==> flow/design.v <==
package code_defs_pkg;
    typedef enum logic [1:0]
        { SYNC_DATA = 2'b10
        , SYNC_CTL = 2'b01
        } sync_t;
    typedef enum logic [7:0]
        { BT_IDLE = 8'h1e
        , BT_O4   = 8'h2d
        , BT_S4   = 8'h33
        , BT_O0S4 = 8'h66
        , BT_O0O4 = 8'h55
        , BT_S0   = 8'h78
        , BT_O0   = 8'h4b
        , BT_T0   = 8'h87
        , BT_T1   = 8'h99
        , BT_T2   = 8'haa
        , BT_T3   = 8'hb4
        , BT_T4   = 8'hcc
        , BT_T5   = 8'hd2
        , BT_T6   = 8'he1
        , BT_T7   = 8'hff
        } block_type_t;
    typedef enum logic [6:0]
        { CC_IDLE = 7'b00
        , CC_LPI = 7'h06
        , CC_ERROR = 7'h1e
        , CC_RES0 = 7'h2d
        , CC_RES1 = 7'h33
        , CC_RES2 = 7'h4b
        , CC_RES3 = 7'h55
        , CC_RES4 = 7'h66
        , CC_RES5 = 7'h78
        } control_code_t;
    typedef enum logic [3:0]
        { OC_SEQ = 4'h0
        , OC_SIG = 4'hf
        } o_code_t;
    typedef enum logic [7:0]
        { RS_IDLE = 8'h07
        , RS_LPI = 8'h06
        , RS_START = 8'hfb
        , RS_TERM = 8'hfd
        , RS_ERROR = 8'hfe
        , RS_OSEQ = 8'h9c
        , RS_RES0 = 8'h1c
        , RS_RES1 = 8'h3c
        , RS_RES2 = 8'h7c
        , RS_RES3 = 8'hbc
        , RS_RES4 = 8'hdc
        , RS_RES5 = 8'hf7
        , RS_OSIG = 8'h5c
        } rs_code_t;
    typedef enum logic [7:0]
        { MAC_PRE = 8'h55
        , MAC_SFD = 8'hd5
        } mac_code_t;
    function automatic logic [7:0] control_to_rs_code(logic [6:0] icode);
        case (icode)
            CC_IDLE:    control_to_rs_code = RS_IDLE;
            CC_LPI:     control_to_rs_code = RS_LPI;
            CC_ERROR:   control_to_rs_code = RS_ERROR;
            CC_RES0:    control_to_rs_code = RS_RES0;
            CC_RES1:    control_to_rs_code = RS_RES1;
            CC_RES2:    control_to_rs_code = RS_RES2;
            CC_RES3:    control_to_rs_code = RS_RES3;
            CC_RES4:    control_to_rs_code = RS_RES4;
            CC_RES5:    control_to_rs_code = RS_RES5;
            default: begin
                control_to_rs_code = RS_IDLE;
            end
        endcase
    endfunction
    function automatic logic [3:0] rs_to_cc_ocode (input logic [7:0] rs_code);
        rs_to_cc_ocode = rs_code == RS_OSEQ ? OC_SEQ : OC_SIG;
    endfunction
    function automatic logic [7:0] cc_to_rs_ocode (input logic [3:0] cc_ocode);
        cc_to_rs_ocode = cc_ocode == OC_SEQ ? RS_OSEQ : RS_OSIG;
    endfunction
endpackage
`timescale 1ns/1ps
`default_nettype none
module slicing_crc #(
    parameter int SLICE_LENGTH = 4,
    parameter bit [31:0] INITIAL_CRC = 32'hFFFFFFFF,
    parameter bit INVERT_OUTPUT = 1,
    parameter bit REGISTER_OUTPUT = 1
) (
    input wire i_clk,
    input wire i_reset,
    input wire [8*SLICE_LENGTH-1:0] i_data,
    input wire [SLICE_LENGTH-1:0] i_valid,
    output wire [31:0] o_crc
);
    logic [31:0] crc_reg;
    logic [31:0] crc_next;
    function automatic logic [31:0] crc_byte(input logic [31:0] crc, input logic [7:0] data);
        logic [31:0] c;
        c = crc ^ {24'd0, data};
        for (int b = 0; b < 8; b++) begin
            c = c[0] ? ((c >> 1) ^ 32'hEDB88320) : (c >> 1);
        end
        crc_byte = c;
    endfunction
    always_comb begin
        crc_next = crc_reg;
        for (int n = 0; n < SLICE_LENGTH; n++) begin
            if (i_valid[n]) begin
                crc_next = crc_byte(crc_next, i_data[8*n +: 8]);
            end
        end
    end
    always_ff @(posedge i_clk)
    if (i_reset) begin
        crc_reg <= INITIAL_CRC;
    end else begin
        crc_reg <= crc_next;
    end
    generate if (REGISTER_OUTPUT) begin: l_reg_out
        assign o_crc = INVERT_OUTPUT ? ~crc_reg : crc_reg;
    end else begin: l_comb_out
        assign o_crc = INVERT_OUTPUT ? ~crc_next : crc_next;
    end endgenerate
endmodule
`timescale 1ns/1ps
`default_nettype none
module scrambler #(
    parameter bit DESCRAMBLE = 0,
    localparam int DATA_WIDTH = 32
) (
    input wire i_clk,
    input wire i_reset,
    input wire i_init_done,
    input wire i_pause,
    input wire [DATA_WIDTH-1:0] i_data,
    output wire [DATA_WIDTH-1:0] o_data
);
    /*verilator lint_off UNUSED*/
    logic[127:0] scrambler_data;
    /*verilator lint_on UNUSED*/
    logic [127:0] next_scrambler_data;
    logic [95:0] next_scrambler_data_split;
    always_ff @(posedge i_clk) begin
        if (i_reset || !i_init_done) begin
            scrambler_data <= '1;
        end
        else if (!i_pause) begin
            scrambler_data <= next_scrambler_data;
        end
    end
    assign next_scrambler_data_split = {scrambler_data[DATA_WIDTH +: 128 - DATA_WIDTH]};
    assign next_scrambler_data = DESCRAMBLE ? {i_data, next_scrambler_data_split} :
                                                {o_data, next_scrambler_data_split};
    generate
        for (genvar gi = 0; gi < DATA_WIDTH; gi++) begin: l_assign_odata
            assign o_data[gi] = next_scrambler_data_split[(64-DATA_WIDTH) + 6+gi] ^ next_scrambler_data_split[(64-DATA_WIDTH) + 25+gi] ^ i_data[gi];
        end
    endgenerate
endmodule
`timescale 1ns/1ps
`default_nettype none
module rx_gearbox #(
    parameter bit REGISTER_OUTPUT = 1,
    localparam int DATA_WIDTH = 32,
    localparam int HEADER_WIDTH = 2,
    localparam int SEQUENCE_WIDTH = 6
) (
    input wire i_clk,
    input wire i_reset,
    input wire [DATA_WIDTH-1:0] i_data,
    input wire i_slip,
    output logic [DATA_WIDTH-1:0] o_data,
    output logic [HEADER_WIDTH-1:0] o_header,
    output logic o_data_valid,
    output logic o_header_valid
);
    localparam int BUF_SIZE = 2*DATA_WIDTH + HEADER_WIDTH + 1;  
    logic [SEQUENCE_WIDTH-1:0] gearbox_seq;
    logic half_slip;
    always_ff @(posedge i_clk)
    if (i_reset) begin
        gearbox_seq <= '0;
        half_slip <= '0;
    end else begin
        if (!i_slip) begin
            gearbox_seq <= gearbox_seq < 32 ? gearbox_seq + 1 : '0;
        end
        if (i_slip) begin
            half_slip <= ~half_slip;
        end
    end
    logic [BUF_SIZE-1:0] obuf, next_obuf;
    wire frame_word;
    logic [6:0] current_data_idx;
    function automatic logic [6:0] data_idxs(input logic [SEQUENCE_WIDTH-1:0] seq);
        case (seq)
            0: data_idxs = 0;
            1: data_idxs = 32;
            2: data_idxs = 64;
            3: data_idxs = 30;
            4: data_idxs = 62;
            5: data_idxs = 28;
            6: data_idxs = 60;
            7: data_idxs = 26;
            8: data_idxs = 58;
            9: data_idxs = 24;
            10: data_idxs = 56;
            11: data_idxs = 22;
            12: data_idxs = 54;
            13: data_idxs = 20;
            14: data_idxs = 52;
            15: data_idxs = 18;
            16: data_idxs = 50;
            17: data_idxs = 16;
            18: data_idxs = 48;
            19: data_idxs = 14;
            20: data_idxs = 46;
            21: data_idxs = 12;
            22: data_idxs = 44;
            23: data_idxs = 10;
            24: data_idxs = 42;
            25: data_idxs = 8;
            26: data_idxs = 40;
            27: data_idxs = 6;
            28: data_idxs = 38;
            29: data_idxs = 4;
            30: data_idxs = 36;
            31: data_idxs = 2;
            32: data_idxs = 34;
            default: data_idxs = 0;
        endcase
    endfunction
    assign frame_word = (half_slip) ? !gearbox_seq[0] && gearbox_seq != SEQUENCE_WIDTH'(32) : 
                                        !gearbox_seq[0];
    assign current_data_idx = data_idxs(gearbox_seq);
    generate for (genvar gi = 0; gi < BUF_SIZE; gi++) begin: l_assign_obuf
        always @(*) begin
            next_obuf[gi] = obuf[gi];
            if (gi == BUF_SIZE - 1) begin
                next_obuf[gi] = next_obuf[0];  
            end else begin
                if (frame_word) begin
                    if (gearbox_seq != 0 && gi >= current_data_idx) begin
                        next_obuf[gi] = i_data[gi - current_data_idx];
                    end else if (gi < DATA_WIDTH - gearbox_seq) begin
                        next_obuf[gi] = i_data[gi + gearbox_seq];
                    end
                end else begin
                    if (gi >= current_data_idx && gi < current_data_idx + 32) begin
                        next_obuf[gi] = i_data[gi - current_data_idx];
                    end
                end
            end
        end
    end endgenerate
    always_ff @(posedge i_clk)
    if (i_reset) begin
        obuf <= '0;
    end else begin
        obuf <= next_obuf;
    end
    wire [DATA_WIDTH-1:0] odata_int;
    wire [HEADER_WIDTH-1:0] oheader_int;
    wire odata_valid_int;
    wire oheader_valid_int;
    assign odata_valid_int = half_slip ? gearbox_seq != 31 : gearbox_seq != 0;
    assign oheader_int = half_slip ? next_obuf[2:1] : next_obuf[1:0];
    assign oheader_valid_int = !frame_word && odata_valid_int;
    assign odata_int = half_slip ? (!frame_word ? next_obuf[34:3] : next_obuf[66:35]) :
                               (!frame_word ? next_obuf[33:2] : next_obuf[65:34]);
    generate if (REGISTER_OUTPUT) begin: l_register_output
        always_ff @(posedge i_clk)
        if (i_reset) begin
            o_data_valid <= '0;
            o_header <= '0;
            o_header_valid <= '0;
            o_data <= '0;
        end else begin
            o_data_valid <= odata_valid_int;
            o_header <= (oheader_valid_int) ? oheader_int : o_header;
            o_header_valid <= oheader_valid_int;
            o_data <= (odata_valid_int) ? odata_int : o_data;
        end
    end else begin: l_comb_output
        assign o_data_valid = odata_valid_int;
        assign o_header = oheader_int;
        assign o_header_valid = oheader_valid_int;
        assign o_data = odata_int;
    end endgenerate
endmodule
`timescale 1ns/1ps
`default_nettype none
module lock_state(
    input wire i_clk,
    input wire i_reset,
    input wire [1:0] i_header,
    input wire i_valid,
    output wire o_slip
);
    typedef enum logic[3:0] { LOCK_INIT, RESET_CNT, TEST_SH,
        VALID_SH, INVALID_SH, GOOD_64, SLIP} lock_state_t;
    lock_state_t state, next_state;
    /*verilator lint_off UNUSED*/
    logic rx_block_lock, test_sh, slip_done;
    /*verilator lint_on UNUSED*/
    logic [15:0] sh_cnt, sh_invalid_cnt;
    wire sh_valid;
    assign sh_valid = (i_header[1] ^ i_header[0]);
    assign o_slip = (state == SLIP);
    always_ff @(posedge i_clk) begin
        if (i_reset) begin
            state <= LOCK_INIT;
        end else begin
            state <= next_state;
        end
    end
    always_comb begin
        case (state)
            LOCK_INIT: begin
                next_state = RESET_CNT;
            end
            RESET_CNT: begin
                next_state = TEST_SH;
            end
            TEST_SH: begin
                if (!i_valid) begin
                    next_state = TEST_SH;
                end if (sh_valid) begin
                    next_state = VALID_SH;
                end else begin
                    next_state = INVALID_SH;
                end
            end
            VALID_SH: begin
                if (!i_valid) begin
                    next_state = VALID_SH;
                end if (sh_cnt == 64 && sh_invalid_cnt == 0) begin
                    next_state = GOOD_64;
                end else if (sh_cnt == 64 && sh_invalid_cnt != 0) begin
                    next_state = RESET_CNT;
                end else if (sh_cnt < 64 && !sh_valid) begin
                    next_state = INVALID_SH;
                end else begin
                    next_state = VALID_SH;
                end
            end
            INVALID_SH: begin
                if (!i_valid) begin
                    next_state = INVALID_SH;
                end if (sh_cnt == 64 && sh_invalid_cnt < 16) begin
                    next_state = RESET_CNT;
                end else if (sh_invalid_cnt == 16) begin
                    next_state = SLIP;
                end else if (sh_cnt < 64 && !sh_valid) begin
                    next_state = INVALID_SH;
                end else begin
                    next_state = VALID_SH;
                end
            end
            GOOD_64: begin
                next_state = RESET_CNT;
            end
            SLIP: begin
                next_state = RESET_CNT;
            end
            default: begin
                next_state = LOCK_INIT;
            end
            endcase
    end
    always_ff @(posedge i_clk) begin
        if (i_reset) begin
            rx_block_lock <= 1'b0;
            test_sh <= 1'b0;
            sh_cnt <= 0;
            sh_invalid_cnt <= 0;
            slip_done <= 1'b0;
        end else begin
            case (state)
                LOCK_INIT: begin
                    rx_block_lock <= 1'b0;
                    test_sh <= 1'b0;
                end
                RESET_CNT: begin
                    sh_cnt <= 0;
                    sh_invalid_cnt <= 0;
                    slip_done <= 1'b0;
                end
                TEST_SH: begin
                    test_sh <= 1'b0;
                end
                VALID_SH: begin
                    sh_cnt <= (i_valid) ? sh_cnt + 1 : sh_cnt;
                end
                INVALID_SH: begin
                    sh_cnt <= (i_valid) ? sh_cnt + 1 : sh_cnt;
                    sh_invalid_cnt <= (i_valid) ? sh_invalid_cnt + 1 : sh_invalid_cnt;
                end
                GOOD_64: begin
                    rx_block_lock <= 1'b0;
                end
                SLIP: begin
                    rx_block_lock <= 1'b0;
                end
                default: begin
                    rx_block_lock <= 1'b0;
                    test_sh <= 1'b0;
                    sh_cnt <= 0;
                    sh_invalid_cnt <= 0;
                    slip_done <= 1'b0;
                end
            endcase
        end
    end
endmodule
`timescale 1ns/1ps
`default_nettype none
import code_defs_pkg::*;
module decoder #(
    localparam int DATA_WIDTH = 32,
    localparam int DATA_NBYTES = DATA_WIDTH / 8
) (
    input wire i_reset,
    input wire i_rxc,
    input wire [DATA_WIDTH-1:0] i_rxd,
    input wire [1:0] i_rx_header,
    input wire i_rx_data_valid,
    input wire i_rx_header_valid,
    output wire [DATA_WIDTH-1:0] o_rxd,
    output wire [DATA_NBYTES-1:0] o_rxctl
);
    typedef struct packed {
        logic [63:0] odata;
        logic [7:0] octl;
        logic frame_valid;
    } xgmii_data_ctl_t;
    logic [DATA_WIDTH-1:0] delayed_i_rxd;
    wire [63:0] internal_irxd;
    xgmii_data_ctl_t decoded_frame;
    wire output_decode_frame;
    /*verilator lint_off UNUSED*/
    logic [63:0] internal_orxd;
    logic [7:0] internal_orxctl;
    wire frame_valid;
    /*verilator lint_on UNUSED*/
    always_ff @(posedge i_rxc) begin
        if (i_reset) begin
            delayed_i_rxd <= '0;
            internal_orxd <= '0;
            internal_orxctl <= '0;
        end else begin
            if (i_rx_data_valid) begin
                delayed_i_rxd <= i_rxd;
                if (output_decode_frame) begin  
                    internal_orxd <= decoded_frame.odata;
                    internal_orxctl <= decoded_frame.octl;
                end
            end
        end
    end
    assign internal_irxd = {i_rxd, delayed_i_rxd};
    assign output_decode_frame = !i_rx_header_valid  && i_rx_data_valid;  
    assign frame_valid = decoded_frame.frame_valid;
    assign o_rxd = !output_decode_frame ? internal_orxd[32 +: 32] : decoded_frame.odata[0 +: 32];
    assign o_rxctl = !output_decode_frame ? internal_orxctl[4 +: 4] : decoded_frame.octl[0 +: 4];
    function automatic logic [7:0] local_control_to_rs_code(input logic [6:0] icode);
        case (icode)
            CC_IDLE:    local_control_to_rs_code = RS_IDLE;
            CC_LPI:     local_control_to_rs_code = RS_LPI;
            CC_ERROR:   local_control_to_rs_code = RS_ERROR;
            CC_RES0:    local_control_to_rs_code = RS_RES0;
            CC_RES1:    local_control_to_rs_code = RS_RES1;
            CC_RES2:    local_control_to_rs_code = RS_RES2;
            CC_RES3:    local_control_to_rs_code = RS_RES3;
            CC_RES4:    local_control_to_rs_code = RS_RES4;
            CC_RES5:    local_control_to_rs_code = RS_RES5;
            default: begin
                local_control_to_rs_code = RS_IDLE;
            end
        endcase
    endfunction
    function automatic logic [7:0] local_cc_to_rs_ocode(input logic [3:0] cc_ocode);
        local_cc_to_rs_ocode = cc_ocode == OC_SEQ ? RS_OSEQ : RS_OSIG;
    endfunction
    function automatic logic [63:0] control_code_to_rs_lane(input logic [63:0] idata, input bit [7:0] lanes);
        control_code_to_rs_lane = {8{RS_ERROR}};
        for (int i = 0; i < 8; i++) begin
            if (lanes[7-i] == 1) begin
                control_code_to_rs_lane[8*i +: 8] = local_control_to_rs_code(idata[8 + (7*i) +: 7]);
            end
        end
    endfunction
    function automatic logic [72:0] decode_frame(input logic [63:0] idata, input logic [1:0] iheader);
        logic [63:0] odata;
        logic [7:0] octl;
        logic frame_valid;
        odata = '0;
        octl = '0;
        frame_valid = 1;
        if (iheader == SYNC_DATA) begin
            odata = idata;
            octl = '0;
        end else begin
            case (idata[7:0])
                BT_IDLE: begin
                    odata = control_code_to_rs_lane(idata, 8'hFF);
                    octl = '1;
                end
                BT_O4: begin
                    odata = control_code_to_rs_lane(idata, 8'hF0);
                    odata[63:40] = idata[63:40];
                    odata[39:32] = local_cc_to_rs_ocode(idata[39:36]);
                    octl = 8'h1F;
                end
                BT_S4: begin
                    odata = control_code_to_rs_lane(idata, 8'hF0);
                    odata[63:40] = idata[63:40];
                    odata[39:32] = RS_START;
                    octl = 8'h1F;
                end
                BT_O0S4: begin
                    odata[63:40] = idata[63:40];
                    odata[39:32] = RS_START;
                    odata[31: 8] = idata[31: 8];
                    odata[ 7: 0] = local_cc_to_rs_ocode(idata[35:32]);
                    octl = 8'h11;
                end
                BT_O0O4: begin
                    odata[63:40] = idata[63:40];
                    odata[39:32] = local_cc_to_rs_ocode(idata[35:32]);
                    odata[31: 8] = idata[31: 8];
                    odata[ 7: 0] = local_cc_to_rs_ocode(idata[39:36]);
                    octl = 8'h11;
                end
                BT_S0: begin
                    odata[63: 8] = idata[63: 8];
                    odata[ 7: 0] = RS_START;
                    octl = 8'h01;
                end
                BT_O0: begin
                    odata = control_code_to_rs_lane(idata, 8'h0F);
                    odata[31: 8] = idata[31: 8];
                    odata[ 7: 0] = local_cc_to_rs_ocode(idata[35:32]);
                    octl = 8'hF1;
                end
                BT_T0: begin
                    odata = control_code_to_rs_lane(idata, 8'h7F);
                    odata[ 7: 0] = RS_TERM;
                    octl = 8'hFF;
                end
                BT_T1: begin
                    odata = control_code_to_rs_lane(idata, 8'h3F);
                    odata[ 7: 0] = idata[15: 8];
                    odata[15: 8] = RS_TERM;
                    octl = 8'hFE;
                end
                BT_T2: begin
                    odata = control_code_to_rs_lane(idata, 8'h1F);
                    odata[15: 0] = idata[23: 8];
                    odata[23:16] = RS_TERM;
                    octl = 8'hFC;
                end
                BT_T3: begin
                    odata = control_code_to_rs_lane(idata, 8'h0F);
                    odata[23: 0] = idata[31: 8];
                    odata[31:24] = RS_TERM;
                    octl = 8'hF8;
                end
                BT_T4: begin
                    odata = control_code_to_rs_lane(idata, 8'h07);
                    odata[31: 0] = idata[39: 8];
                    odata[39:32] = RS_TERM;
                    octl = 8'hF0;
                end
                BT_T5: begin
                    odata = control_code_to_rs_lane(idata, 8'h03);
                    odata[39: 0] = idata[47: 8];
                    odata[47:40] = RS_TERM;
                    octl = 8'hE0;
                end
                BT_T6: begin
                    odata = control_code_to_rs_lane(idata, 8'h01);
                    odata[47: 0] = idata[55: 8];
                    odata[55:48] = RS_TERM;
                    octl = 8'hC0;
                end
                BT_T7: begin
                    odata[55: 0] = idata[63: 8];
                    odata[63:56] = RS_TERM;
                    octl = 8'h80;
                end
                default: begin
                    octl = 8'hFF;
                    odata[63:0] = {8{RS_ERROR}};
                    frame_valid = 0;
                end
            endcase
        end
        decode_frame = {odata, octl, frame_valid};
    endfunction
    assign decoded_frame = decode_frame(internal_irxd, i_rx_header);
endmodule
`timescale 1ns/1ps
`default_nettype none
import code_defs_pkg::*;
module rx_mac #(
    localparam int DATA_WIDTH = 32,
    localparam int DATA_NBYTES = DATA_WIDTH / 8
) (
    input wire i_reset,
    input wire i_clk,
    input wire [DATA_WIDTH-1:0] i_xgmii_rxd,
    input wire [DATA_NBYTES-1:0] i_xgmii_rxc,
    input wire i_phy_rx_valid,
    input wire [DATA_NBYTES-1:0] i_term_loc,
    output logic [DATA_WIDTH-1:0] m00_axis_tdata,
    output logic [DATA_NBYTES-1:0] m00_axis_tkeep,
    output logic m00_axis_tvalid,
    output logic m00_axis_tlast,
    output logic m00_axis_tuser
);
    typedef enum logic[1:0] {IDLE, PREAMBLE, DATA, TERM} rx_state_t;
    rx_state_t rx_state, rx_next_state;
    wire sfd_found;
    logic [DATA_NBYTES-1:0] start_keep;
    logic sfd_found_del;
    wire start_valid;
    wire term_found;
    wire [DATA_NBYTES-1:0] term_keep;
    wire ctl_found;
    wire data_invalid;
    wire  rx_crc_reset;
    logic [DATA_WIDTH-1:0] rx_crc_input_del;
    logic [31:0] rx_calc_crc;
    logic [31:0] rx_captured_crc;
    logic [DATA_NBYTES-1:0] crc_input_valid;
    logic [DATA_NBYTES-1:0] rx_crc_input_valid_del;
    always_ff @(posedge i_clk)
    if (i_reset) begin
        rx_state <= IDLE;
    end else begin
        rx_state <= rx_next_state;
    end
    always @(*) begin
        m00_axis_tdata = i_xgmii_rxd;
        case (rx_state)
            IDLE: begin
                rx_next_state = (sfd_found) ? DATA : IDLE;
                m00_axis_tvalid = '0;
                m00_axis_tlast = '0;
                m00_axis_tkeep = '0;
                m00_axis_tuser = '0;
            end
            DATA: begin
                if (i_phy_rx_valid && (term_found || ctl_found || data_invalid)) begin
                    rx_next_state = IDLE;
                end else begin
                    rx_next_state = DATA;
                end
                m00_axis_tvalid = i_phy_rx_valid && !data_invalid && (!sfd_found_del || (sfd_found_del && start_valid));
                m00_axis_tlast = rx_next_state == IDLE;
                m00_axis_tkeep = sfd_found_del ? start_keep :
                                    term_found ? term_keep  :
                                                '1;
                m00_axis_tuser = term_found && (rx_calc_crc == rx_captured_crc);
            end
            default: begin
                rx_next_state = IDLE;
                m00_axis_tvalid = '0;
                m00_axis_tlast = '0;
                m00_axis_tkeep = '0;
                m00_axis_tuser = '0;
            end
        endcase
    end
    assign ctl_found = |i_xgmii_rxc;
    assign data_invalid = (i_xgmii_rxc[3] && i_xgmii_rxd[31:24] == RS_ERROR) ||
                            (i_xgmii_rxc[2] && i_xgmii_rxd[23:16] == RS_ERROR) ||
                            (i_xgmii_rxc[1] && i_xgmii_rxd[15: 8] == RS_ERROR) ||
                            (i_xgmii_rxc[0] && i_xgmii_rxd[ 7: 0] == RS_ERROR);
    assign sfd_found = i_phy_rx_valid && (i_xgmii_rxd == {{3{8'h55}}, RS_START}) && (i_xgmii_rxc == 4'b1);
    always_ff @(posedge i_clk)  
    if (i_reset) begin
        sfd_found_del <= '0;
    end else begin
        sfd_found_del <= (i_phy_rx_valid) ? sfd_found : sfd_found_del;
    end
    assign term_found = |i_term_loc;
    assign start_keep = 4'b0000;
    assign start_valid = 1'b0;  
    generate for (genvar gi = 0; gi < DATA_NBYTES; gi++) begin: l_term_keep
        assign term_keep[gi] = (1 << gi) < i_term_loc ? 1'b1 : 1'b0;
    end endgenerate
    always_ff @(posedge i_clk)
    if (i_reset) begin
        rx_crc_input_del <= '0;
        rx_crc_input_valid_del <= '0;
    end else begin
        rx_crc_input_del <= i_phy_rx_valid ? m00_axis_tdata : rx_crc_input_del;
        rx_crc_input_valid_del <= i_phy_rx_valid ? m00_axis_tkeep : rx_crc_input_valid_del;
    end
    always @(*) begin
        if (!i_phy_rx_valid) begin
            crc_input_valid = {DATA_NBYTES{1'b0}};
        end else if (!term_found) begin
            crc_input_valid = rx_crc_input_valid_del;
        end else begin
            case (i_term_loc)
                1: crc_input_valid = 4'b0000;
                2: crc_input_valid = 4'b0001;
                4: crc_input_valid = 4'b0011;
                8: crc_input_valid = 4'b0111;
                default: crc_input_valid = 4'b1111;
            endcase
        end
        case (i_term_loc)
            1: rx_captured_crc = rx_crc_input_del;
            2: rx_captured_crc = {i_xgmii_rxd[0+:8], rx_crc_input_del[8+:24]};
            4: rx_captured_crc = {i_xgmii_rxd[0+:16], rx_crc_input_del[16+:16]};
            8: rx_captured_crc = {i_xgmii_rxd[0+:24], rx_crc_input_del[24+:8]};
            default: rx_captured_crc = i_xgmii_rxd;
        endcase
    end
    assign rx_crc_reset = rx_state == IDLE;
    slicing_crc #(
        .SLICE_LENGTH(DATA_NBYTES),
        .INITIAL_CRC(32'hFFFFFFFF),
        .INVERT_OUTPUT(1),
        .REGISTER_OUTPUT(0)
    ) u_rx_crc (
        .i_clk(i_clk),
        .i_reset(rx_crc_reset),
        .i_data(rx_crc_input_del),
        .i_valid(crc_input_valid),
        .o_crc(rx_calc_crc)
    );
endmodule
`timescale 1ns/1ps
`default_nettype none
import code_defs_pkg::*;
module eth_rx (
    input wire i_clk,
    input wire i_reset,
    input wire [31:0] i_xver_rx_data,
    output logic [31:0] m00_axis_tdata,
    output logic [3:0] m00_axis_tkeep,
    output logic m00_axis_tvalid,
    output logic m00_axis_tlast,
    output logic m00_axis_tuser
);
    wire [31:0] rx_gearbox_data_out, rx_descrambled_data;
    wire [1:0] rx_header;
    wire rx_data_valid, rx_header_valid;
    wire rx_gearbox_slip;
    wire [31:0] rx_decoded_data;
    wire [3:0] rx_decoded_ctl;
    rx_gearbox #(.REGISTER_OUTPUT(1))
    u_rx_gearbox (
        .i_clk(i_clk),
        .i_reset(i_reset),
        .i_data(i_xver_rx_data),
        .i_slip(rx_gearbox_slip),
        .o_data(rx_gearbox_data_out),
        .o_header(rx_header),
        .o_data_valid(rx_data_valid),
        .o_header_valid(rx_header_valid)
    );
    lock_state u_lock_state(
        .i_clk(i_clk),
        .i_reset(i_reset),
        .i_header(rx_header),
        .i_valid(rx_header_valid),
        .o_slip(rx_gearbox_slip)
    );
    scrambler #(
        .DESCRAMBLE(1)
    ) u_descrambler(
        .i_clk(i_clk),
        .i_reset(i_reset),
        .i_init_done(!i_reset),
        .i_pause(!rx_data_valid),
        .i_data(rx_gearbox_data_out),
        .o_data(rx_descrambled_data)
    );
    decoder u_decoder(
        .i_reset(i_reset),
        .i_rxc(i_clk),
        .i_rxd(rx_descrambled_data),
        .i_rx_header(rx_header),
        .i_rx_data_valid(rx_data_valid),
        .i_rx_header_valid(rx_header_valid),
        .o_rxd(rx_decoded_data),
        .o_rxctl(rx_decoded_ctl)
    );
    wire [3:0] early_term_loc;
    generate for (genvar gi = 0; gi < 4; gi++) begin: l_early_term_loc
        assign early_term_loc[gi] = rx_data_valid && rx_decoded_data[gi*8 +: 8] == RS_TERM && rx_decoded_ctl[gi];
    end endgenerate
    logic [31:0] xgmii_rx_data;
    logic [3:0] xgmii_rx_ctl;
    logic phy_rx_valid;
    logic [3:0] term_loc;
    always_ff @(posedge i_clk)
    if (i_reset) begin
        xgmii_rx_data <= '0;
        xgmii_rx_ctl <= '0;
        phy_rx_valid <= '0;
        term_loc <= '0;
    end else begin
        xgmii_rx_data <= rx_decoded_data;
        xgmii_rx_ctl <= rx_decoded_ctl;
        phy_rx_valid <= rx_data_valid;
        term_loc <= early_term_loc;
    end
    wire [31:0] rx_tdata;
    wire [3:0] rx_tkeep;
    wire rx_tvalid;
    wire rx_tlast;
    wire rx_tuser;
    rx_mac u_rx (
        .i_reset(i_reset),
        .i_clk(i_clk),
        .i_xgmii_rxd(xgmii_rx_data),
        .i_xgmii_rxc(xgmii_rx_ctl),
        .i_phy_rx_valid(phy_rx_valid),
        .i_term_loc(term_loc),
        .m00_axis_tdata(rx_tdata),
        .m00_axis_tkeep(rx_tkeep),
        .m00_axis_tvalid(rx_tvalid),
        .m00_axis_tlast(rx_tlast),
        .m00_axis_tuser(rx_tuser)
    );
    always_ff @(posedge i_clk)
    if (i_reset) begin
        m00_axis_tdata <= '0;
        m00_axis_tkeep <= '0;
        m00_axis_tvalid <= '0;
        m00_axis_tlast <= '0;
        m00_axis_tuser <= '0;
    end else begin
        m00_axis_tdata <= rx_tdata;
        m00_axis_tkeep <= rx_tkeep;
        m00_axis_tvalid <= rx_tvalid;
        m00_axis_tlast <= rx_tlast;
        m00_axis_tuser <= rx_tuser;
    end
endmodule
-- Step by step through the tools: eth_rx
The steps from the RTL of eth_rx to its reports follow in flow order.
Lines are those of the file above, counted from 1.
Operators: Yosys type, input widths -> output width; for muxes data width and select width s.
Library cell names are shortened.
The mark -- stands for no value.
- top module: eth_rx
- clock input: i_clk
- library: sky130hd
- library corner: tt_025C_1v80

-- Elaborated design
Yosys after proc, flatten, opt, wreduce and memory -nomap, before mapping. Print and check cells are not counted.
Yosys's memory passes give these memory sizes; they may raise the number of words (mostly to a power of two), join words into wider ones and drop unused or constant bits.
- shifts and indexed selects at 132
- $add $sub $neg: 136
- noted muxes and demuxes: 358
- reduce/logical cells: 206
- noted $lt $le $gt $ge: 205
- noted bitwise operators: 106
- equal/unequal tests at 108
- operator list (cell ; count):
    $shiftx 32x32->1 ; 131
    $lt 6x32->1 const A ; 64
    $mux 32 ; 40
    $lt 5x32->1 const A ; 32
    $lt 4x32->1 const A ; 16
    $pmux 8 s8 ; 8
    $not 13->14 ; 32
    $mux 1 ; 270
    $lt 3x32->1 const A ; 8
    $sub 6x7->8 const A ; 32
    $add 6x6->7 const A ; 32
    $ge 6x7->1 const A ; 32
    $eq 7x7->1 const B ; 32
    $pmux 8 s4 ; 5
    $logic_and 1x1->1 ; 157
    $lt 1x32->1 const A ; 4
    $lt 2x32->1 const A ; 4
    $xor 32x8->32 ; 4
    $sub 5x7->8 const A ; 16
    $lt 7x32->1 const A ; 4
    $eq 8x8->1 const B ; 16
    $pmux 32 s4 ; 1
    $add 5x6->7 const A ; 16
    $ge 5x7->1 const A ; 16
    $eq 7x6->1 const B ; 16
    $pmux 8 s11 ; 1
    $xor 1x1->1 ; 65
    $sub 4x7->8 const A ; 8
Not listed: further kinds 76, cells in them 189.
- noted cells after elaboration: 1280
- noted register bits after elaboration: 528
- input port bits at 34
- memory bits (read-only): 384
- memories at 1
- word width x clocked read ports: 6
- memory list (name ; depth ; width ; rd ports ; write ports ; RTL line ; RTL):
    (name not given) ; 64 ; 6 ; 1 ; 0 ; 195 ; case (seq)

-- Logic depth
Yosys ltp: most cells in a row. Word level: on the elaborated netlist, between registers, memories and ports. Mapped: between sequential cells and ports; inverters and the memories' decode and read muxes count.
- depth in word-level cells: 75
- ABC_AREA at 0
- depth in mapped cells at 22
- mapped depth without buffers: 17

-- Mapped cells and area
Source: synth_stat.txt of the flow (Yosys; design flattened, memories mapped). It holds for the ABC_AREA given above (unset counts as 0); a run with the other value may have another netlist.
Totals and module areas in this step are rounded.
- cell types (type ; count ; area in all (um^2)):
    dfxtp_1 ; 431 ; 8.63E+03
    mux2i_1 ; 248 ; 2.48E+03
    xnor2_1 ; 277 ; 2.43E+03
    nor2_1 ; 601 ; 2.26E+03
    nand2_1 ; 533 ; 2E+03
    a21oi_1 ; 344 ; 1.72E+03
    mux4_2 ; 58 ; 1.31E+03
    o21ai_0 ; 244 ; 1.22E+03
    xnor3_1 ; 50 ; 1126.08
    xor2_1 ; 124 ; 1.09E+03
    clkbuf_1 ; 282 ; 1.06E+03
    nor3_1 ; 152 ; 760.73
    nand3_1 ; 130 ; 650.624
    a211oi_1 ; 81 ; 608.083
    mux2_2 ; 50 ; 563.04
    ha_1 ; 38 ; 475.456
    a31oi_1 ; 72 ; 450.432
    nor2b_1 ; 70 ; 437.92
Not listed: further types 85, cells in them 969.
- chip area (Yosys) at 0.03682 mm^2
- buffer cells: 346
- mapped flip-flops: 431
- cells in the netlist at 4754
By module: a second synthesis without flattening, with its own total; a netlist apart from the flattened one above.
- cells (unflattened synthesis): 4638
- area (unflattened synthesis): 0.03866 mm^2
Each row is one instance without its submodules.
- modules (module ; area (mm^2) ; cells ; times used):
    rx_gearbox #(REGISTER_OUTPUT=1) ; 0.0146 ; 1887 ; 1
    decoder ; 0.006719 ; 916 ; 1
    slicing_crc ; 0.006609 ; 683 ; 1
    rx_mac ; 0.003815 ; 479 ; 1
    scrambler #(DESCRAMBLE=1) ; 0.00263 ; 252 ; 1
    eth_rx ; 0.002255 ; 183 ; 1
    lock_state ; 0.002037 ; 238 ; 1

-- Worst setup path after synthesis
Source: OpenSTA report_checks on the synthesized netlist (no wires, ideal clock, input and output delay 20% of the period each), path of least setup slack; recovery checks are left aside. Register names are those of the netlist, which keeps one name where synthesis merged equal registers.
- path type: flip-flop to flip-flop
- from: reg u_rx.rx_crc_input_del[2]
- to: reg m00_axis_tuser
- noted delay of the path: 5.419 ns
- slack at 1.081 ns
- noted stages on the path: 20
- time at the first pin: 0.000 ns
- data required time: 6.397 ns
- clock period: 6.5 ns
- arrival time: 5.316 ns
- noted period reached after synthesis: 5.419 ns
"delay of the path" = arrival - input delay + setup time.
"stages on the path" counts driving pins, that of a launching flip-flop among them; a cell with two outputs on the path counts twice.
"period reached after synthesis" is the clock period less the worst setup slack; recovery checks do not enter. This is arithmetic on one report: input and output delays are still those of the set period (20% each).
The rows between start and end are the longest chain of elaborated cells between them; the timing report does not say that the signal goes this way. Where chains are equally long, one stands for them.
Each line given opens the expression or statement behind the cell; cells for indexed reads and writes are added by Yosys, which also makes memories of some case tables.
- path through: dfxtp_1 > xnor3_1 > a211o_1 > a211oi_4 > xnor3_1 > xor2_1 > a21bo_2 > and3_1 > buf_2 > xnor2_4 > xnor3_1 > mux2i_1 > or2_1 > buf_4 > xnor3_1 > xnor3_1 > xor2_1 > nor4_1 > nand4_1 > a2111oi_2
- noted length of the longest elaborated chain: 56
- ends and longest elaborated chain, after synthesis (item ; RTL line ; RTL):
    start, declared ; 632 ; logic [DATA_WIDTH-1:0] rx_crc_input_del;
    start, assigned ; 695 ; rx_crc_input_del <= '0;
    start, assigned ; 698 ; rx_crc_input_del <= i_phy_rx_valid ? m00_axis_tdata : rx_crc_input_del;
    $xor 32x8->32 ; 98 ; c = crc ^ {24'd0, data};
    $mux 32 x3 ; 100 ; c = c[0] ? ((c >> 1) ^ 32'hEDB88320) : (c >> 1);
    $not 13->14 ; -- ;
    $mux 32 ; 100 ;
    $not 13->14 ; -- ;
    $mux 32 x2 ; 100 ;
    $not 13->14 ; -- ;
    [... 34 more ...] ; -- ;
    $mux 32 x3 ; 100 ;
    $not 13->14 ; -- ;
    $mux 32 x4 ; 100 ;
    $mux 32 ; 107 ; if (i_valid[n]) begin
    $not 32->32 ; 121 ; assign o_crc = INVERT_OUTPUT ? ~crc_next : crc_next;
    $eq 32x32->1 ; 664 ; m00_axis_tuser = term_found && (rx_calc_crc == rx_captured_crc);
    $logic_and 1x1->1 ; 664 ;
    end, assigned ; 838 ; m00_axis_tuser <= '0;
    end, assigned ; 844 ; m00_axis_tuser <= rx_tuser;
    end, declared ; 748 ; output logic m00_axis_tuser

-- Path in the finished layout
From the final timing report of run A: the path of least setup slack in the routed layout; clock arrival at registers is part of the times.
- path type: flip-flop to flip-flop
- from: reg phy_rx_valid
- to: reg m00_axis_tuser
- clock period: 9.83 ns
- slack at 1.84 ns
- time at the first pin: 0.66 ns
- noted stages on the path: 20
- arrival time: 8.56 ns
- data required time: 10.39 ns
The rows between start and end are the longest chain of elaborated cells between them; the timing report does not say that the signal goes this way. Where chains are equally long, one stands for them.
- path through: dfxtp_2 > buf_4 > inv_1 > a21oi_4 > buf_4 > nand3_1 > o2111a_1 > nand2_1 > xor3_2 > a21oi_4 > xor2_1 > xnor3_1 > mux2i_1 > or2_1 > xnor2_1 > o21bai_1 > nand4_1 > nor4_1 > nand4_1 > a2111oi_2
- noted length of the longest elaborated chain: 47
- ends and longest elaborated chain, post-layout (item ; RTL line ; RTL):
    start, declared ; 800 ; logic phy_rx_valid;
    start, assigned ; 806 ; phy_rx_valid <= '0;
    start, assigned ; 811 ; phy_rx_valid <= rx_data_valid;
    $mux 4 ; 702 ; if (!i_phy_rx_valid) begin
    $mux 32 ; 107 ; if (i_valid[n]) begin
    $xor 32x8->32 ; 98 ; c = crc ^ {24'd0, data};
    $not 13->14 ; -- ;
    $mux 32 ; 100 ; c = c[0] ? ((c >> 1) ^ 32'hEDB88320) : (c >> 1);
    $not 13->14 ; -- ;
    $mux 32 x2 ; 100 ;
    [... 31 more ...] ; -- ;
    $mux 32 ; 100 ;
    $not 13->14 ; -- ;
    $mux 32 x2 ; 100 ;
    $mux 32 ; 107 ;
    $not 32->32 ; 121 ; assign o_crc = INVERT_OUTPUT ? ~crc_next : crc_next;
    $eq 32x32->1 ; 664 ; m00_axis_tuser = term_found && (rx_calc_crc == rx_captured_crc);
    $logic_and 1x1->1 ; 664 ;
    end, assigned ; 838 ; m00_axis_tuser <= '0;
    end, assigned ; 844 ; m00_axis_tuser <= rx_tuser;
    end, declared ; 748 ; output logic m00_axis_tuser

==> runs of eth_rx <==
Measured results for eth_rx: 6 stored runs of the Yosys and OpenROAD flow on sky130hd. The settings differ; the order carries no meaning. The constraints put input and output delay at 20% of the set period each and load the outputs with 0.01 pF.
"reached clock period": clock period set for the run, less the worst setup slack. It is reckoned from that one timing run; input and output delays stay at 20% of the period that was set.
By "critical path time" is meant the share of the clock period that the worst setup path is allowed (20% is reserved at inputs, 20% at outputs), minus its slack. Clock arrival times at its registers enter into it.
"power consumption" rests on the timing tool's default activity at the inputs, not on a simulated workload.
The measured numbers are rounded.

Run A
Settings were CELL_PAD_IN_SITES_DETAIL_PLACEMENT = 2; CORE_ASPECT_RATIO = 1.01; CORE_MARGIN = 2; CORE_UTILIZATION = 44; CTS_CLUSTER_DIAMETER = 322; PLACE_DENSITY_LB_ADDON = 0.12; SLEW_MARGIN = 0; TNS_END_PERCENT = 5; period_ns = 9.83; CAP_MARGIN = 20
- post-synthesis cell area: 0.03682 mm^2
- setup slack of the worst path at 1.838 ns
- die outline area: 0.086 mm^2
- noted the critical path time: 7.99 ns
- class of the worst setup path: flip-flop to flip-flop
- reached clock period at 7.992 ns
- utilization: 48.7%
- noted the power consumption: 7320 µW
- setup total negative slack: 0.000 ns
- worst hold slack after layout: 0.478 ns
- noted the std-cell area (final layout): 0.0404 mm^2

Run B
Settings were CORE_ASPECT_RATIO = 0.81; CORE_UTILIZATION = 44; CTS_CLUSTER_DIAMETER = 215; GPL_TIMING_DRIVEN = 0; period_ns = 6.5; CAP_MARGIN = 20; CORE_MARGIN = 2; SLEW_MARGIN = 20
- post-synthesis cell area: 0.03682 mm^2
- setup slack of the worst path at 0.021 ns
- die outline area: 0.08602 mm^2
- noted the critical path time: 6.48 ns
- class of the worst setup path: flip-flop to flip-flop
- reached clock period at 6.479 ns
- utilization: 49.9%
- noted the power consumption: 10440 µW
- setup total negative slack: 0.000 ns
- worst hold slack after layout: 0.450 ns
- noted the std-cell area (final layout): 0.04142 mm^2

Run C
Settings were CELL_PAD_IN_SITES_DETAIL_PLACEMENT = 2; CORE_MARGIN = 4; CORE_UTILIZATION = 15; CTS_CLUSTER_SIZE = 81; GPL_ROUTABILITY_DRIVEN = 1; GPL_TIMING_DRIVEN = 1; HOLD_SLACK_MARGIN = 0.21; MAX_ROUTING_LAYER = met4; MIN_ROUTING_LAYER = met1; PLACE_DENSITY = 0.9; SETUP_SLACK_MARGIN = 1.86; TNS_END_PERCENT = 30; period_ns = 6.86; CAP_MARGIN = 20; SLEW_MARGIN = 20
- post-synthesis cell area: 0.03682 mm^2
- setup slack of the worst path at -1.254 ns
- die outline area: 0.2534 mm^2
- noted the critical path time: 8.11 ns
- class of the worst setup path: flip-flop to flip-flop
- reached clock period at 8.114 ns
- utilization: 19.6%
- noted the power consumption: 10550 µW
- setup total negative slack: -7.076 ns
- worst hold slack after layout: 0.486 ns
- noted the std-cell area (final layout): 0.04769 mm^2

Run D
Settings were period_ns = 6.16; CAP_MARGIN = 20; CORE_MARGIN = 2; CORE_UTILIZATION = 40; SLEW_MARGIN = 20
- post-synthesis cell area: 0.03682 mm^2
- setup slack of the worst path at 0.262 ns
- die outline area: 0.09449 mm^2
- noted the critical path time: 5.90 ns
- class of the worst setup path: flip-flop to flip-flop
- reached clock period at 5.898 ns
- utilization: 45.1%
- noted the power consumption: 10410 µW
- setup total negative slack: 0.000 ns
- worst hold slack after layout: 0.441 ns
- noted the std-cell area (final layout): 0.04118 mm^2

Run E
Settings were period_ns = 6.5; CAP_MARGIN = 20; CORE_MARGIN = 2; CORE_UTILIZATION = 40; SLEW_MARGIN = 20
- post-synthesis cell area: 0.03682 mm^2
- setup slack of the worst path at 0.348 ns
- die outline area: 0.09449 mm^2
- noted the critical path time: 6.15 ns
- class of the worst setup path: flip-flop to flip-flop
- reached clock period at 6.152 ns
- utilization: 44.7%
- noted the power consumption: 10060 µW
- setup total negative slack: 0.000 ns
- worst hold slack after layout: 0.448 ns
- noted the std-cell area (final layout): 0.04086 mm^2

Run F
Settings were ABC_AREA = 1; CAP_MARGIN = 35; CELL_PAD_IN_SITES_DETAIL_PLACEMENT = 1; CELL_PAD_IN_SITES_GLOBAL_PLACEMENT = 2; CORE_ASPECT_RATIO = 0.81; CORE_MARGIN = 2; CORE_UTILIZATION = 29; CTS_CLUSTER_DIAMETER = 215; GPL_TIMING_DRIVEN = 1; MAX_ROUTING_LAYER = met4; period_ns = 6.5; SLEW_MARGIN = 20
- post-synthesis cell area: 0.03598 mm^2
- setup slack of the worst path at 0.978 ns
- die outline area: 0.1269 mm^2
- noted the critical path time: 5.52 ns
- class of the worst setup path: flip-flop to flip-flop
- reached clock period at 5.522 ns
- utilization: 33.0%
- noted the power consumption: 11230 µW
- setup total negative slack: 0.000 ns
- worst hold slack after layout: 0.402 ns
- noted the std-cell area (final layout): 0.04072 mm^2
